==> flow/design.v <==
module JAM (
input CLK,
input RST,
output reg [2:0] W,
output reg [2:0] J,
input [6:0] Cost,
output reg [3:0] MatchCount,
output reg [9:0] MinCost,
output reg Valid );
reg [2:0] n_state;
reg [2:0] c_state;
reg [2:0] max_index;
reg [2:0] max;
reg [2:0] sortlist [0:7];
reg directions [0:7];
reg sortable;
reg [2:0] list_index;
reg [9:0] cost_sum;
reg [9:0] cost_min;
parameter IDLE          = 3'd0,
          CAL_COST      = 3'd1,
          MIN_CONFIRM   = 3'd2,
          MOVE          = 3'd3,
          FIN           = 3'd4
;
always@(posedge CLK or posedge RST) begin
    if (RST) c_state <= IDLE;
    else c_state <= n_state;
end
always@(*) begin
    case(c_state)
        IDLE : n_state = CAL_COST;
        CAL_COST : n_state = (W == 3'd7) ? MIN_CONFIRM : c_state;
        MIN_CONFIRM : n_state = MOVE;
        MOVE : n_state = (sortable == 1'b0) ? FIN : CAL_COST;
        default : n_state = c_state;
    endcase
end
always @(posedge CLK or posedge RST) begin
    if(RST) list_index <= 3'd0;
    else if(n_state == CAL_COST) list_index <= list_index + 3'd1;
    else list_index <= 3'd0;
end
always @(posedge CLK or posedge RST) begin
    if(RST)begin
        sortlist[0] <= 3'd0;
        sortlist[1] <= 3'd1;
        sortlist[2] <= 3'd2;
        sortlist[3] <= 3'd3;
        sortlist[4] <= 3'd4;
        sortlist[5] <= 3'd5;
        sortlist[6] <= 3'd6;
        sortlist[7] <= 3'd7;
    end
    else if(c_state == MOVE && sortable == 1'b1)begin
        if(directions[sortlist[max_index]] == 1'b0)begin
            sortlist[max_index] <= sortlist[max_index-1];
            sortlist[max_index-1] <= sortlist[max_index];
        end
        else if(directions[sortlist[max_index]] == 1'b1)begin
            sortlist[max_index] <= sortlist[max_index+1];
            sortlist[max_index+1] <= sortlist[max_index];
        end
    end
end
always @(posedge CLK or posedge RST) begin
    if(RST)begin
        directions[0] <= 1'b0;
        directions[1] <= 1'b0;
        directions[2] <= 1'b0;
        directions[3] <= 1'b0;
        directions[4] <= 1'b0;
        directions[5] <= 1'b0;
        directions[6] <= 1'b0;
        directions[7] <= 1'b0;
    end
    else if(c_state == MOVE && sortable == 1'b1)begin
        directions[sortlist[0]] <= (sortlist[max_index] < sortlist[0]) ? ~directions[sortlist[0]] : directions[sortlist[0]];
        directions[sortlist[1]] <= (sortlist[max_index] < sortlist[1]) ? ~directions[sortlist[1]] : directions[sortlist[1]];
        directions[sortlist[2]] <= (sortlist[max_index] < sortlist[2]) ? ~directions[sortlist[2]] : directions[sortlist[2]];
        directions[sortlist[3]] <= (sortlist[max_index] < sortlist[3]) ? ~directions[sortlist[3]] : directions[sortlist[3]];
        directions[sortlist[4]] <= (sortlist[max_index] < sortlist[4]) ? ~directions[sortlist[4]] : directions[sortlist[4]];
        directions[sortlist[5]] <= (sortlist[max_index] < sortlist[5]) ? ~directions[sortlist[5]] : directions[sortlist[5]];
        directions[sortlist[6]] <= (sortlist[max_index] < sortlist[6]) ? ~directions[sortlist[6]] : directions[sortlist[6]];
        directions[sortlist[7]] <= (sortlist[max_index] < sortlist[7]) ? ~directions[sortlist[7]] : directions[sortlist[7]];
    end
end
always @(*) begin
    begin
        max_index = 3'd0;
        max = 3'd0;
        if(max < sortlist[0] && (directions[sortlist[0]] == 1'b1 && sortlist[0] > sortlist[1]))begin
            max = sortlist[0];
            max_index = 3'd0;
        end
        if(max < sortlist[1] &&((directions[sortlist[1]] == 1'b0 && sortlist[1] > sortlist[0])||(directions[sortlist[1]] == 1'b1 && sortlist[1] > sortlist[2])))begin
            max = sortlist[1];
            max_index = 3'd1;
        end
        if(max < sortlist[2] &&((directions[sortlist[2]] == 1'b0 && sortlist[2] > sortlist[1])||(directions[sortlist[2]] == 1'b1 && sortlist[2] > sortlist[3])))begin
            max = sortlist[2];
            max_index = 3'd2;
        end
        if(max < sortlist[3] &&((directions[sortlist[3]] == 1'b0 && sortlist[3] > sortlist[2])||(directions[sortlist[3]] == 1'b1 && sortlist[3] > sortlist[4])))begin
            max = sortlist[3];
            max_index = 3'd3;
        end
        if(max < sortlist[4] &&((directions[sortlist[4]] == 1'b0 && sortlist[4] > sortlist[3])||(directions[sortlist[4]] == 1'b1 && sortlist[4] > sortlist[5])))begin
            max = sortlist[4];
            max_index = 3'd4;
        end
        if(max < sortlist[5] &&((directions[sortlist[5]] == 1'b0 && sortlist[5] > sortlist[4])||(directions[sortlist[5]] == 1'b1 && sortlist[5] > sortlist[6])))begin
            max = sortlist[5];
            max_index = 3'd5;
        end
        if(max < sortlist[6] &&((directions[sortlist[6]] == 1'b0 && sortlist[6] > sortlist[5])||(directions[sortlist[6]] == 1'b1 && sortlist[6] > sortlist[7])))begin
            max = sortlist[6];
            max_index = 3'd6;
        end
        if(max < sortlist[7] &&((directions[sortlist[7]] == 1'b0 && sortlist[7] > sortlist[6])))begin
            max = sortlist[7];
            max_index = 3'd7;
        end
    end
end
always @(*) begin
    sortable = 1'b0;
    sortable = ( directions[sortlist[0]] == 1'b1 && sortlist[0] > sortlist[1]) ? 1'b1 : sortable;
    sortable = ((directions[sortlist[1]] == 1'b0 && sortlist[1] > sortlist[0])||(directions[sortlist[1]] == 1'b1 && sortlist[1] > sortlist[2])) ? 1'b1 : sortable;
    sortable = ((directions[sortlist[2]] == 1'b0 && sortlist[2] > sortlist[1])||(directions[sortlist[2]] == 1'b1 && sortlist[2] > sortlist[3])) ? 1'b1 : sortable;
    sortable = ((directions[sortlist[3]] == 1'b0 && sortlist[3] > sortlist[2])||(directions[sortlist[3]] == 1'b1 && sortlist[3] > sortlist[4])) ? 1'b1 : sortable;
    sortable = ((directions[sortlist[4]] == 1'b0 && sortlist[4] > sortlist[3])||(directions[sortlist[4]] == 1'b1 && sortlist[4] > sortlist[5])) ? 1'b1 : sortable;
    sortable = ((directions[sortlist[5]] == 1'b0 && sortlist[5] > sortlist[4])||(directions[sortlist[5]] == 1'b1 && sortlist[5] > sortlist[6])) ? 1'b1 : sortable;
    sortable = ((directions[sortlist[6]] == 1'b0 && sortlist[6] > sortlist[5])||(directions[sortlist[6]] == 1'b1 && sortlist[6] > sortlist[7])) ? 1'b1 : sortable;
    sortable = ( directions[sortlist[7]] == 1'b0 && sortlist[7] > sortlist[6]) ? 1'b1 : sortable;
end
always @(posedge CLK or posedge RST) begin
    if(RST) W <= 3'd0;
    else if(c_state == CAL_COST) W <= list_index;
end
always @(*) begin
    J = sortlist[W];
end
always @(posedge CLK or posedge RST) begin
    if(RST) cost_sum <= 10'd0;
    else if(c_state == CAL_COST) cost_sum <= cost_sum + Cost;
    else cost_sum <= 10'd0;
end
always @(posedge CLK or posedge RST) begin
    if(RST) cost_min <= 10'd1023;
    else if(c_state == MIN_CONFIRM) cost_min <= (cost_min > cost_sum) ? cost_sum : cost_min;
end
always @(posedge CLK or posedge RST) begin
    if(RST) MinCost <= 10'd0;
    else if(c_state == FIN) MinCost <= cost_min;
end
always @(posedge CLK or posedge RST) begin
    if(RST) MatchCount <= 4'd0;
    else if(c_state == MIN_CONFIRM)begin
        if(cost_min > cost_sum) MatchCount <= 4'd1;
        else if(cost_min == cost_sum) MatchCount <= MatchCount + 4'd1;
    end
end
always @(posedge CLK or posedge RST) begin
    if(RST) Valid <= 1'b0;
    else if(c_state == FIN) Valid <= 1'b1;
end
endmodule
# Reports on JAM
# The steps from the RTL of JAM to its reports follow in flow order.
# Lines are those of the file above, counted from 1.
# Cell names lack the library's common part.
# The mark -- stands for no value.
dict set report inputs {
  design {JAM}
  clk_port {CLK}
  library {sky130hd}
  lib_corner {tt_025C_1v80}
}

# Word-level counts
# Source: Yosys, flattened and elaborated. Widths are those after wreduce. Registers that Yosys merges into a memory's read port (data or address) are not register bits. Print and check cells do not count. Equal cells are merged and count once.
dict set report bits {
  reg_bits 76
  word_cells 452
  inputBits 9
}
dict set report classes {
  n_mux 185
  compare 31
  n_reduce_logical 79
  equal 113
  add_sub_neg 5
  logic 15
}
# op n
set ops {}
lappend ops {{3-bit 2-to-1 mux} 67}
lappend ops {{3-bit == test (second input constant)} 57}
lappend ops {{3-bit parallel mux with 8-bit select} 4}
lappend ops {{1-bit 2-to-1 mux} 92}
lappend ops {{3-bit by 2-bit == test with 1-bit output (second input constant)} 30}
lappend ops {{1-bit parallel mux with 8-bit select} 10}
lappend ops {{8-bit nonzero test} 8}
lappend ops {{1-bit parallel mux with 7-bit select} 8}
lappend ops {{3-bit by 1-bit == test with 1-bit output (second input constant)} 16}
lappend ops {{3-bit less-than comparator} 15}
lappend ops {{3-bit zero test} 15}
lappend ops {{3-bit greater-than comparator} 14}
lappend ops {{4-bit AND reduction} 8}
lappend ops {{3-bit nonzero test} 8}
lappend ops {{1-bit logical AND} 23}
lappend ops {{3-bit by 1-bit inequality test with 1-bit output (second input constant)} 7}
lappend ops {{2-bit AND reduction} 10}
lappend ops {{1-bit NOT} 15}
lappend ops {{3-bit parallel mux with 4-bit select} 1}
lappend ops {{10-bit greater-than comparator} 1}
lappend ops {{10-bit == test} 1}
lappend ops {{10-bit by 7-bit adder with 10-bit output} 1}
lappend ops {{10-bit 2-to-1 mux} 1}
lappend ops {{4-bit 2-to-1 mux} 2}
lappend ops {{1-bit logical OR} 6}
lappend ops {{3-bit by 1-bit adder with 3-bit output (second input constant)} 2}
lappend ops {{4-bit by 1-bit adder with 4-bit output (second input constant)} 1}
lappend ops {{1-bit by 3-bit less-than comparator with 1-bit output (first input constant)} 1}
# Not listed: further kinds 4, cells in them 4.

# Logic depth
# Depth = most cells in a row (Yosys ltp): at word level without a register or memory, in the mapped netlist without a sequential cell, where the memories' decode and read muxes count.
dict set report logic_depth {
  ltp_word 40
  ABC_AREA 0
  ltp_mapped 72
  ltp_nobuf 68
}

# Synthesis result
# Source: synth_stat.txt of the flow (Yosys; design flattened, memories mapped). It holds for the ABC_AREA given above (unset counts as 0); a run with the other value may have another netlist.
# The area totals of this step are shown rounded.
# cell n type_area_um2
set types {}
lappend types {dfrtp_1 55 1376.32}
lappend types {ha_1 71 888.352}
lappend types {dfstp_2 23 604.33}
lappend types {mux2_2 40 450.432}
lappend types {nand2_1 114 427.91}
lappend types {mux2i_1 42 420.403}
lappend types {a21oi_1 66 330.317}
lappend types {o21ai_0 66 330.317}
lappend types {nor2_1 72 270.259}
lappend types {nand3_1 50 250.24}
lappend types {nor3_1 46 230.221}
lappend types {clkbuf_1 50 187.68}
lappend types {inv_1 49 183.926}
lappend types {a222oi_1 17 170.163}
lappend types {a21o_1 21 157.651}
lappend types {and2_1 24 150.144}
lappend types {nor2b_1 21 131.376}
lappend types {nand2b_1 19 118.864}
# Not listed: further types 75, cells in them 312.
dict set report mapped {
  mapped_area_um2 9208
  flip_flops 78
  mapped_cells 1158
}

# Path before layout
# Path of least setup slack by OpenSTA after synthesis, without wires, with an ideal clock, recovery checks aside; 20% of the period is set as input and as output delay. Where synthesis merged equal registers, the netlist keeps one of their names.
dict set report synth_path {
  kind {reg-to-reg}
  start {register sortlist[0][2]}
  end {register directions[7]}
  path_buffers 4
  required_ps 15910
  launch_ps 0
  path_stages 69
  period_ps 16000
  path_slack_ps 902
  t_arrival_ps 15008
  setup_ps 90
  delay_ps 15098
  period_less_setup_slack_ps 15098
}
# "delay_ps" is the arrival time less input delay plus setup time.
# "path_stages" counts driving pins, that of a launching flip-flop among them; a cell with two outputs on the path counts twice.
# "period_less_setup_slack_ps" is the clock period less the worst setup slack; recovery checks do not enter. This is arithmetic on one report: input and output delays are still those of the set period (20% each).
# Between the ends stands the longest chain of elaborated cells between them, by number of cells; it is not shown to be the way that was timed. Of several equally long chains one is given.
# A line is the first line of the expression or statement that the cell stems from. Yosys adds cells for indexed reads and writes and turns some case tables into memories.
# At most two assigning lines are given for a register; there are more.
# Where a signal picks the word or bit written, the line may be left out of the assigning lines.
dict set report synth_between {
  cell_sequence {dfrtp_1 -> clkbuf_1 -> mux2i_1 -> o211ai_1 -> o21ai_0 -> nor2_1 -> nor2_1 -> a21oi_1 -> and3_1 -> ha_1 -> a21oi_1 -> nand3_1 -> mux2i_1 -> nand2_1 -> mux2_2 -> ha_1 -> o21a_1 -> a211oi_1 -> (+33 left out) -> nand4_1 -> a31oi_1 -> nor2b_1 -> a211oi_4 -> nor4_1 -> ha_1 -> a222oi_1 -> a31o_1 -> buf_4 -> clkinv_1 -> ha_1 -> nor3_1 -> o21ai_0 -> nand2_1 -> a311oi_1 -> a41oi_1 -> or4_1 -> o221ai_1}
  elab_chain_cells 39
  cells_between 106
  cone_classes {compare: 18; eq/ne: 14; mux: 50; logic: 8; reduce/logical: 16}
}
# item line
set synth_rtl {}
lappend synth_rtl {{from (decl)} 14} ;# reg [2:0] sortlist [0:7];
lappend synth_rtl {{from (assign)} 57} ;# sortlist[max_index] <= sortlist[max_index-1];
lappend synth_rtl {{from (assign)} 61} ;# sortlist[max_index] <= sortlist[max_index+1];
lappend synth_rtl {{3-bit == test} 92} ;# if(max < sortlist[0] && (directions[sortlist[0]] == 1'b1 && sortlist[0] > sortlist[1]))begin
lappend synth_rtl {{1-bit parallel mux with 8-bit select} 92}
lappend synth_rtl {{1-bit logical AND (2 in a row)} 92}
lappend synth_rtl {{3-bit 2-to-1 mux} 92}
lappend synth_rtl {{3-bit less-than comparator} 96} ;# if(max < sortlist[1] &&((directions[sortlist[1]] == 1'b0 && sortlist[1] > sortlist[0])||(directions[sortlist[1 ...
lappend synth_rtl {{1-bit logical AND} 96}
lappend synth_rtl {{3-bit 2-to-1 mux} 96}
lappend synth_rtl {{(+24 left out)} --}
lappend synth_rtl {{1-bit 2-to-1 mux} 79} ;# directions[sortlist[1]] <= (sortlist[max_index] < sortlist[1]) ? ~directions[sortlist[1]] : directions[sortlis ...
lappend synth_rtl {{1-bit 2-to-1 mux} 80} ;# directions[sortlist[2]] <= (sortlist[max_index] < sortlist[2]) ? ~directions[sortlist[2]] : directions[sortlis ...
lappend synth_rtl {{1-bit 2-to-1 mux} 81} ;# directions[sortlist[3]] <= (sortlist[max_index] < sortlist[3]) ? ~directions[sortlist[3]] : directions[sortlis ...
lappend synth_rtl {{1-bit 2-to-1 mux} 82} ;# directions[sortlist[4]] <= (sortlist[max_index] < sortlist[4]) ? ~directions[sortlist[4]] : directions[sortlis ...
lappend synth_rtl {{1-bit 2-to-1 mux} 83} ;# directions[sortlist[5]] <= (sortlist[max_index] < sortlist[5]) ? ~directions[sortlist[5]] : directions[sortlis ...
lappend synth_rtl {{1-bit 2-to-1 mux} 84} ;# directions[sortlist[6]] <= (sortlist[max_index] < sortlist[6]) ? ~directions[sortlist[6]] : directions[sortlis ...
lappend synth_rtl {{1-bit 2-to-1 mux} 85} ;# directions[sortlist[7]] <= (sortlist[max_index] < sortlist[7]) ? ~directions[sortlist[7]] : directions[sortlis ...
lappend synth_rtl {{to (assign)} 84}
lappend synth_rtl {{to (assign)} 85}
lappend synth_rtl {{to (decl)} 15} ;# reg directions [0:7];

# Path in the finished layout
# Path of least setup slack in the final report of entry A (OpenROAD, finished layout, wires in). Where an end is a register, its clock arrival counts in the times.
# The report prints the path's times to 10 ps; the period is as set.
dict set report layout_path {
  kind {reg-to-reg}
  start {register directions[3]}
  end {register sortlist[0][0]}
  launch_ps 360
  required_ps 12650
  path_stages 66
  path_slack_ps -2070
  setup_ps 120
  path_buffers 11
  t_arrival_ps 14720
  period_ps 12400
}
# Between the ends stands the longest chain of elaborated cells between them, by number of cells; it is not shown to be the way that was timed. Of several equally long chains one is given.
# At most two assigning lines are given for a register; there are more.
# Where a signal picks the word or bit written, the line may be left out of the assigning lines.
dict set report layout_between {
  cell_sequence {dfrtp_1 -> inv_1 -> nor2_1 -> a21oi_1 -> a21oi_2 -> and3_4 -> ha_4 -> a21oi_4 -> nand3_2 -> mux2i_4 -> nand2_4 -> mux2_4 -> ha_4 -> nand2_4 -> nand3b_1 -> a21oi_4 -> a21oi_4 -> nand2_2 -> (+30 left out) -> ha_1 -> o211ai_1 -> a31oi_2 -> o22ai_4 -> buf_4 -> nor4_4 -> nand2_1 -> a31o_1 -> buf_12 -> buf_12 -> o221ai_4 -> mux2_4 -> mux2i_4 -> buf_4 -> buf_6 -> buf_4 -> o311ai_4 -> mux2i_4}
  elab_chain_cells 39
  cells_between 136
  cone_classes {add/sub: 2; compare: 7; eq/ne: 37; mux: 47; logic: 7; reduce/logical: 36}
}
# item line
set layout_rtl {}
lappend layout_rtl {{from (decl)} 15} ;# reg directions [0:7];
lappend layout_rtl {{from (assign)} 78} ;# directions[sortlist[0]] <= (sortlist[max_index] < sortlist[0]) ? ~directions[sortlist[0]] : directions[sortlis ...
lappend layout_rtl {{from (assign)} 79} ;# directions[sortlist[1]] <= (sortlist[max_index] < sortlist[1]) ? ~directions[sortlist[1]] : directions[sortlis ...
lappend layout_rtl {{1-bit parallel mux with 8-bit select} 92} ;# if(max < sortlist[0] && (directions[sortlist[0]] == 1'b1 && sortlist[0] > sortlist[1]))begin
lappend layout_rtl {{1-bit logical AND (2 in a row)} 92}
lappend layout_rtl {{3-bit 2-to-1 mux} 92}
lappend layout_rtl {{3-bit less-than comparator} 96} ;# if(max < sortlist[1] &&((directions[sortlist[1]] == 1'b0 && sortlist[1] > sortlist[0])||(directions[sortlist[1 ...
lappend layout_rtl {{1-bit logical AND} 96}
lappend layout_rtl {{3-bit 2-to-1 mux} 96}
lappend layout_rtl {{3-bit less-than comparator} 100} ;# if(max < sortlist[2] &&((directions[sortlist[2]] == 1'b0 && sortlist[2] > sortlist[1])||(directions[sortlist[2 ...
lappend layout_rtl {{(+24 left out)} --}
lappend layout_rtl {{3-bit 2-to-1 mux} 55} ;# else if(c_state == MOVE && sortable == 1'b1)begin
lappend layout_rtl {{3-bit == test} 60} ;# else if(directions[sortlist[max_index]] == 1'b1)begin
lappend layout_rtl {{1-bit parallel mux with 8-bit select} 60}
lappend layout_rtl {{1-bit 2-to-1 mux} 56} ;# if(directions[sortlist[max_index]] == 1'b0)begin
lappend layout_rtl {{1-bit 2-to-1 mux} 55}
lappend layout_rtl {{3-bit 2-to-1 mux} 60}
lappend layout_rtl {{3-bit 2-to-1 mux} 56}
lappend layout_rtl {{to (assign)} 57} ;# sortlist[max_index] <= sortlist[max_index-1];
lappend layout_rtl {{to (assign)} 61} ;# sortlist[max_index] <= sortlist[max_index+1];
lappend layout_rtl {{to (decl)} 14} ;# reg [2:0] sortlist [0:7];

; 4 stored runs of JAM in the flow (synthesis by Yosys, layout by OpenROAD, sky130hd cells), in arbitrary order. Constraints: input delay and output delay 20% of the set period each, output load 0.01 pF.
; "achieved_period_ps": clock period set for the run, less the worst setup slack. It is reckoned from that one timing run; input and output delays stay at 20% of the period that was set.
; "worst_path_allowed_less_slack_ps" is the time allowed to the run's worst setup path (the clock period less input and output delay, where it has them) less its slack. Clock arrival times count: a late capture clock shortens it, a late launch clock lengthens it.
; By "power_w" is meant OpenSTA's value without simulated activity: inputs other than the clock are taken to toggle once in ten clock periods, and the tool carries that through the logic.
; "worst_path_allowed_less_slack_ps" is given in steps of 10 ps.
; The results are shown rounded.

[entry A: settings]
ABC_AREA = 0
CELL_PAD_IN_SITES_DETAIL_PLACEMENT = 2
CORE_ASPECT_RATIO = 0.81
CORE_MARGIN = 9
CORE_UTILIZATION = 17
CTS_CLUSTER_DIAMETER = 328
CTS_CLUSTER_SIZE = 95
GPL_ROUTABILITY_DRIVEN = 1
GPL_TIMING_DRIVEN = 0
HOLD_SLACK_MARGIN = 0.05
MIN_ROUTING_LAYER = met2
PLACE_DENSITY_LB_ADDON = 0.25
SETUP_SLACK_MARGIN = 1.93
SLEW_MARGIN = 30
TNS_END_PERCENT = 80
period_ns = 12.4
CAP_MARGIN = 20
[entry A: results]
fin_ws_ps = -2074
power_w = 0.0008937
yosys_chip_area_um2 = 9208
design.die.area_um2 = 62910
worst_path_allowed_less_slack_ps = 14470
worstPathKind = reg-to-reg
achieved_period_ps = 14474
finish.stdcell_area_um2 = 13460
ws_hold_ps = 481
final_util_pct = 25.2
tns_setup_ps = -62800

[entry B: settings]
CORE_UTILIZATION = 40
period_ns = 27.4
CAP_MARGIN = 20
CORE_MARGIN = 2
SLEW_MARGIN = 20
[entry B: results]
fin_ws_ps = 9173
power_w = 0.0003687
yosys_chip_area_um2 = 9208
design.die.area_um2 = 24250
worst_path_allowed_less_slack_ps = 18230
worstPathKind = reg-to-reg
achieved_period_ps = 18227
finish.stdcell_area_um2 = 9998
ws_hold_ps = 455
final_util_pct = 44.2
tns_setup_ps = 0

[entry C: settings]
ABC_AREA = 1
CORE_MARGIN = 5
CORE_UTILIZATION = 56
GPL_ROUTABILITY_DRIVEN = 0
SETUP_SLACK_MARGIN = 1.79
period_ns = 21.5
CAP_MARGIN = 20
SLEW_MARGIN = 20
[entry C: results]
fin_ws_ps = 8616
power_w = 0.0004254
yosys_chip_area_um2 = 8994
design.die.area_um2 = 18700
worst_path_allowed_less_slack_ps = 12880
worstPathKind = reg-to-reg
achieved_period_ps = 12884
finish.stdcell_area_um2 = 9610
ws_hold_ps = 465
final_util_pct = 60.7
tns_setup_ps = 0

[entry D: settings]
CORE_UTILIZATION = 61
period_ns = 15.5
CAP_MARGIN = 20
CORE_MARGIN = 2
SLEW_MARGIN = 20
[entry D: results]
fin_ws_ps = 546
power_w = 0.0006487
yosys_chip_area_um2 = 9208
design.die.area_um2 = 16090
worst_path_allowed_less_slack_ps = 14950
worstPathKind = reg-to-reg
achieved_period_ps = 14954
finish.stdcell_area_um2 = 10270
ws_hold_ps = 471
final_util_pct = 70.1
tns_setup_ps = 0
